==> flow/design.v <==
module RandomNumberGenerator(clk, rst, load, key_x, seed_r, seed_g, seed_b, Rout, Gout, Bout, Key_ready);
    input wire clk;
    input wire rst;
    input wire load;                  
    input wire [15:0] key_x;          
    input wire [15:0] seed_r;         
    input wire [15:0] seed_g;
    input wire [15:0] seed_b;
    output reg [7:0] Rout;
    output reg [7:0] Gout;
    output reg [7:0] Bout;
    output reg Key_ready;
    wire Rout_bit;
    wire Gout_bit;
    wire Bout_bit;
    reg[15:0] Rlfsr;
    reg[15:0] Glfsr;
    reg[15:0] Blfsr;
    reg [2:0] bit_count;
    wire Rfeedback_lfsr;
    wire Gfeedback_lfsr;
    wire Bfeedback_lfsr;
    wire Rout_lfsr;
    wire Gout_lfsr;
    wire Bout_lfsr;
    reg signed [15:0] x; 
    reg signed [31:0] x_square; 
    reg signed [31:0] x_mult;  
    reg signed [15:0] x_next;
    wire out_chaotic;
    assign Rfeedback_lfsr = Rlfsr[15] ^ Rlfsr[13] ^ Rlfsr[12] ^ Rlfsr[10]; 
    assign Gfeedback_lfsr = Glfsr[15] ^ Glfsr[13] ^ Glfsr[12] ^ Glfsr[10]; 
    assign Bfeedback_lfsr = Blfsr[15] ^ Blfsr[13] ^ Blfsr[12] ^ Blfsr[10]; 
    assign Rout_lfsr = Rlfsr[15];
    assign Gout_lfsr = Glfsr[15];
    assign Bout_lfsr = Blfsr[15];
    assign out_chaotic = x_next[15];
    assign Rout_bit = Rout_lfsr ^ out_chaotic;
    assign Gout_bit = Gout_lfsr ^ out_chaotic;
    assign Bout_bit = Bout_lfsr ^ out_chaotic;
    always @(posedge clk or posedge rst) begin
        if (rst) begin
            Rlfsr <= 16'b0000000000000001;
            Glfsr <= 16'b0000000000000010;
            Blfsr <= 16'b0000000000000011;
            x <= 16'sh7EF0;                          
            Rout <= 8'b0;
            Gout <= 8'b0;
            Bout <= 8'b0;
            Key_ready <= 0;
            bit_count <=0;
            x_square <= 0;
            x_next <= 0;
            x_mult <= 0;
        end
        else if (load) begin
            Rlfsr <= seed_r;
            Glfsr <= seed_g;
            Blfsr <= seed_b;
            x <= key_x;
            Rout <= 8'b0;
            Gout <= 8'b0;
            Bout <= 8'b0;
            Key_ready <= 0;
            bit_count <=0;
            x_square <= 0;
            x_next <= 0;
            x_mult <= 0;
        end
        else begin
            Rlfsr <= {Rlfsr[14:0], Rfeedback_lfsr};
            Glfsr <= {Glfsr[14:0], Gfeedback_lfsr};
            Blfsr <= {Blfsr[14:0], Bfeedback_lfsr};
            Rout <= {Rout[6:0], Rout_bit};
            Gout <= {Gout[6:0], Gout_bit};
            Bout <= {Bout[6:0], Bout_bit};
            if (bit_count == 3'd7) begin
                Key_ready <= 1;   
                bit_count <= 0;
            end 
            else begin
                Key_ready <= 0;
                bit_count <= bit_count + 1;
            end
            x_square <= x * x;                        
            x_mult <= x_square <<< 1;                 
            x_next <= 16'sh7FFF - x_mult[30:15];      
            x <= x_next;
        end
    end
endmodule
# == Step by step through the tools: RandomNumberGenerator ==
# Module RandomNumberGenerator before and after one edit of its RTL, step after step.
# "before" refers to lines of the RTL above, "after" to lines of the edited file.
# "delta" is "after" less "before", of the values as shown; "change_rel_pct" is that difference over "before", in percent.
# Operators: Yosys type, input widths -> output width; for muxes data width and select width s.
# Cell names lack the library's common part.
# A cell with -- has no value.
# design
top_module,RandomNumberGenerator
clk_port,clk
cell_library,sky130hd
corner,tt_025C_1v80

# == Diff ==
# Unified diff, file above to edited file.
# The edited RTL no longer does the same as the RTL above: the edit was made by script, with no optimisation intended.
# begin of diff
@@ -85,5 +85,5 @@
             x_square <= x * x;                        
             x_mult <= x_square <<< 1;                 
-            x_next <= 16'sh7FFF - x_mult[30:15];      
+            x_next <= 16'sh7FFF + x_mult[30:15];      
             x <= x_next;
         end
# end of diff

# == After elaboration ==
# Yosys after proc, flatten, opt, wreduce and memory -nomap, before mapping. Enables and synchronous resets that opt folds into registers are not counted as muxes. Memory bits, and registers merged into a memory's read port (data or address), are not among the register bits. Print and check cells are not counted. Equal cells are merged and count once.
# op_classes
item,before,after,delta,change_rel_pct
n_addsub,2,2,0,0.00
n_mul,1,1,0,0.00
eq_ne,1,1,0,0.00
n_mux,14,14,0,0.00
logic,12,12,0,0.00
# ops
op,before,after,delta,change_rel_pct
$sub 15x16->16 const A,1,0,-1,-100.00
$add 15x16->16 const A,0,1,1,--
$xor 1x1->1,12,12,0,0.00
$mux 16,5,5,0,0.00
$mux 8,3,3,0,0.00
$mux 1,2,2,0,0.00
$mux 3,2,2,0,0.00
$add 3x1->3 const B,1,1,0,0.00
$eq 3x3->1 const B,1,1,0,0.00
$mul 16x16->30,1,1,0,0.00
$mux 30,1,1,0,0.00
$mux 31,1,1,0,0.00
# bits
item,before,after,delta,change_rel_pct
regBits,169,169,0,0.00
word_cells,42,42,0,0.00

# == Logic depth ==
# Depth = most cells in a row (Yosys ltp): at word level without a register or memory, in the mapped netlist without a sequential cell, where the memories' decode and read muxes count.
# logic_depth
item,before,after,delta,change_rel_pct
ltp_word,4,4,0,0.00
ABC_AREA,0,0,--,--
ltp_mapped,24,24,0,0.00

# == Synthesis result ==
# Yosys stat after the flow's synthesis: flattened, memories mapped to cells. It holds for the ABC_AREA given above (unset counts as 0); a run with the other value may have another netlist.
# mapped
item,before,after,delta,change_rel_pct
mapped_cells,1217,1258,41,3.37
mapped_area_mm2,0.013075,0.0133478,0.0002728,2.09
seqArea_mm2,0.0035209,0.0035209,0.0000000,0.00
ffs,140,140,0,0.00
buffers,37,36,-1,-2.70
# types
cell_type,before,after,delta,change_rel_pct
and2_1,36,28,-8,-22.22
nand2_1,79,86,7,8.86
inv_1,313,319,6,1.92
a211oi_1,0,6,6,--
o21a_1,3,8,5,166.67
or3_1,1,6,5,500.00
a21oi_1,14,18,4,28.57
xor2_1,6,10,4,66.67
nand4_1,4,0,-4,-100.00
nor4_1,0,4,4,--
ha_1,85,88,3,3.53
xnor2_1,34,37,3,8.82
nor3_1,12,15,3,25.00
o21bai_1,3,0,-3,-100.00
nor2_1,66,64,-2,-3.03
mux2_2,64,62,-2,-3.12
clkbuf_1,30,28,-2,-6.67
a21o_1,7,5,-2,-28.57
# Not every row of either side is listed.

# == Path before layout ==
# OpenSTA on the mapped netlist: ideal clock, no wires. The path of least setup slack (recovery checks aside). Input and output delay are each 20% of the period. Register names are those of the netlist, which keeps one name where synthesis merged equal registers.
# synth_timing
item,before,after,delta,change_rel_pct
path_kind,flip-flop to flip-flop,flip-flop to flip-flop,--,--
startpoint,register x[15],register x[4],--,--
endpoint,register x_square[28],register x_square[26],--,--
clock_period_ns,10.0,10.0,0.0,0.00
setup_time_ns,0.128,0.128,0.000,--
t_first_pin_ns,0.000,0.000,0.000,--
arrival_time_ns,5.956,6.163,0.207,3.48
path_slack_ns,3.917,3.709,-0.208,--
path_delay_ns,6.084,6.291,0.207,3.40
path_stages,19,21,2,10.53
synth_period_reached_ns,6.083,6.291,0.208,3.42
# "path_delay_ns" is the arrival time less input delay plus setup time.
# "path_stages": output pins that drive a net of the path, with the launching flip-flop's if there is one; two outputs of one cell count as two.
# "synth_period_reached_ns" = period - worst setup slack (recovery checks aside). The figure is calculated, with input and output delays left at 20% of the set period.
# The rows between start and end are the longest chain of elaborated cells between them; the timing report does not say that the signal goes this way. Where chains are equally long, one stands for them.
# Each line given opens the expression or statement behind the cell; cells for indexed reads and writes are added by Yosys, which also makes memories of some case tables.
# At most two assigning lines are given for a register; there are more.
# synth_via_before
path_cell_list,dfrtp_1 > inv_1 > buf_1 > nor2_1 > fa_1 > inv_1 > fa_1 > inv_1 > fa_1 > fa_1 > fa_1 > fa_1 > ha_1 > and3_1 > a22o_1 > a21oi_2 > a211oi_4 > o41ai_2 > mux2_1
elab_chain_len,2
cone_cells,2
cone_classes,mul: 1; mux: 1
# synth_lines_before
item,line_no,source
start: declaration,26,reg signed [15:0] x;
start: assignment,60,x <= key_x;
start: assignment,88,x <= x_next;
$mul 16x16->30,85,x_square <= x * x;
$mux 30,56,else if (load) begin
end: assignment,52,x_square <= 0;
end: assignment,85,
# synth_via_after
path_cell_list,dfstp_2 > clkbuf_1 > clkbuf_1 > nand2_1 > fa_1 > fa_1 > fa_1 > inv_1 > fa_1 > fa_1 > inv_1 > fa_1 > inv_1 > ha_1 > a21oi_1 > nand2_1 > a211oi_1 > a2111oi_4 > or2_4 > a31oi_1 > mux2_1
elab_chain_len,2
cone_cells,2
cone_classes,mul: 1; mux: 1
# synth_lines_after
item,line_no,source
start: declaration,26,reg signed [15:0] x;
start: assignment,60,x <= key_x;
start: assignment,88,x <= x_next;
$mul 16x16->30,85,x_square <= x * x;
$mux 30,56,else if (load) begin
end: assignment,52,x_square <= 0;
end: assignment,85,

# == Timing after layout ==
# Path of least setup slack in the final report of the runs of pair A (OpenROAD, finished layout, wires in). Where an end is a register, its clock arrival counts in the times.
# layout_timing
item,before,after,delta,change_rel_pct
path_kind,flip-flop to flip-flop,flip-flop to flip-flop,--,--
startpoint,register x[15],register x[8],--,--
endpoint,register x_square[28],register x_square[25],--,--
clock_period_ns,6.91,6.91,0.00,0.00
setup_time_ns,0.11,0.12,0.01,--
t_first_pin_ns,0.41,0.41,0.00,0.00
arrival_time_ns,6.63,6.75,0.12,1.81
path_slack_ns,0.58,0.45,-0.13,--
path_stages,20,21,1,5.00
# The rows between start and end are the longest chain of elaborated cells between them; the timing report does not say that the signal goes this way. Where chains are equally long, one stands for them.
# At most two assigning lines are given for a register; there are more.
# layout_via_before
path_cell_list,dfrtp_1 > nand2_1 > inv_1 > fa_1 > inv_1 > fa_1 > inv_1 > fa_1 > fa_1 > fa_1 > inv_1 > fa_1 > inv_1 > ha_1 > a21o_1 > a21o_1 > nor3_1 > a211oi_4 > o41ai_2 > mux2_1
elab_chain_len,2
cone_cells,2
cone_classes,mul: 1; mux: 1
# layout_lines_before
item,line_no,source
start: declaration,26,reg signed [15:0] x;
start: assignment,60,x <= key_x;
start: assignment,88,x <= x_next;
$mul 16x16->30,85,x_square <= x * x;
$mux 30,56,else if (load) begin
end: assignment,52,x_square <= 0;
end: assignment,85,
# layout_via_after
path_cell_list,dfrtp_1 > nand2_1 > fa_1 > inv_1 > fa_1 > inv_1 > fa_1 > inv_1 > fa_1 > fa_1 > inv_1 > fa_1 > inv_1 > ha_1 > nand4_2 > a211o_1 > a211o_1 > a2111oi_4 > or2_4 > a21oi_1 > mux2_1
elab_chain_len,2
cone_cells,2
cone_classes,mul: 1; mux: 1
# layout_lines_after
item,line_no,source
start: declaration,26,reg signed [15:0] x;
start: assignment,60,x <= key_x;
start: assignment,88,x <= x_next;
$mul 16x16->30,85,x_square <= x * x;
$mux 30,56,else if (load) begin
end: assignment,52,x_square <= 0;
end: assignment,85,

# == Measured runs ==
# Runs of the flow (Yosys, OpenROAD) on both versions; the two runs of a pair have the same settings. The constraints put input and output delay at 20% of the set period each and load the outputs with 0.01 pF.
# flow_settings_pair_A
CORE_UTILIZATION,40
period_ns,6.91
CAP_MARGIN,20
CORE_MARGIN,2
SLEW_MARGIN,20
# results_pair_A
item,before,after,delta,change_rel_pct
post_synth_area_mm2,0.013075,0.0133478,0.0002728,2.09
dieArea_mm2,0.0341492,0.0348476,0.0006984,2.05
final_util_pct,46.9,47.0,0.1,--
setup_worst_slack_ns,0.577,0.451,-0.126,--
achievedPeriod_ns,6.333,6.459,0.126,1.99
# flow_settings_pair_B
ABC_AREA,0
CELL_PAD_IN_SITES_DETAIL_PLACEMENT,0
CELL_PAD_IN_SITES_GLOBAL_PLACEMENT,1
CORE_ASPECT_RATIO,0.62
CORE_UTILIZATION,23
GPL_ROUTABILITY_DRIVEN,1
GPL_TIMING_DRIVEN,1
MAX_ROUTING_LAYER,met5
MIN_ROUTING_LAYER,met2
PLACE_DENSITY,0.78
SETUP_SLACK_MARGIN,1.33
TNS_END_PERCENT,100
period_ns,4.91
CAP_MARGIN,20
CORE_MARGIN,2
SLEW_MARGIN,20
# results_pair_B
item,before,after,delta,change_rel_pct
post_synth_area_mm2,0.013075,0.0133478,0.0002728,2.09
dieArea_mm2,0.0588268,0.0600317,0.0012049,2.05
final_util_pct,31.6,30.2,-1.4,--
setup_worst_slack_ns,-1.185,-1.163,0.022,--
achievedPeriod_ns,6.095,6.073,-0.022,-0.36
# "achievedPeriod_ns" = clock period - worst setup slack. The figure is calculated, with input and output delays left at 20% of the set period.
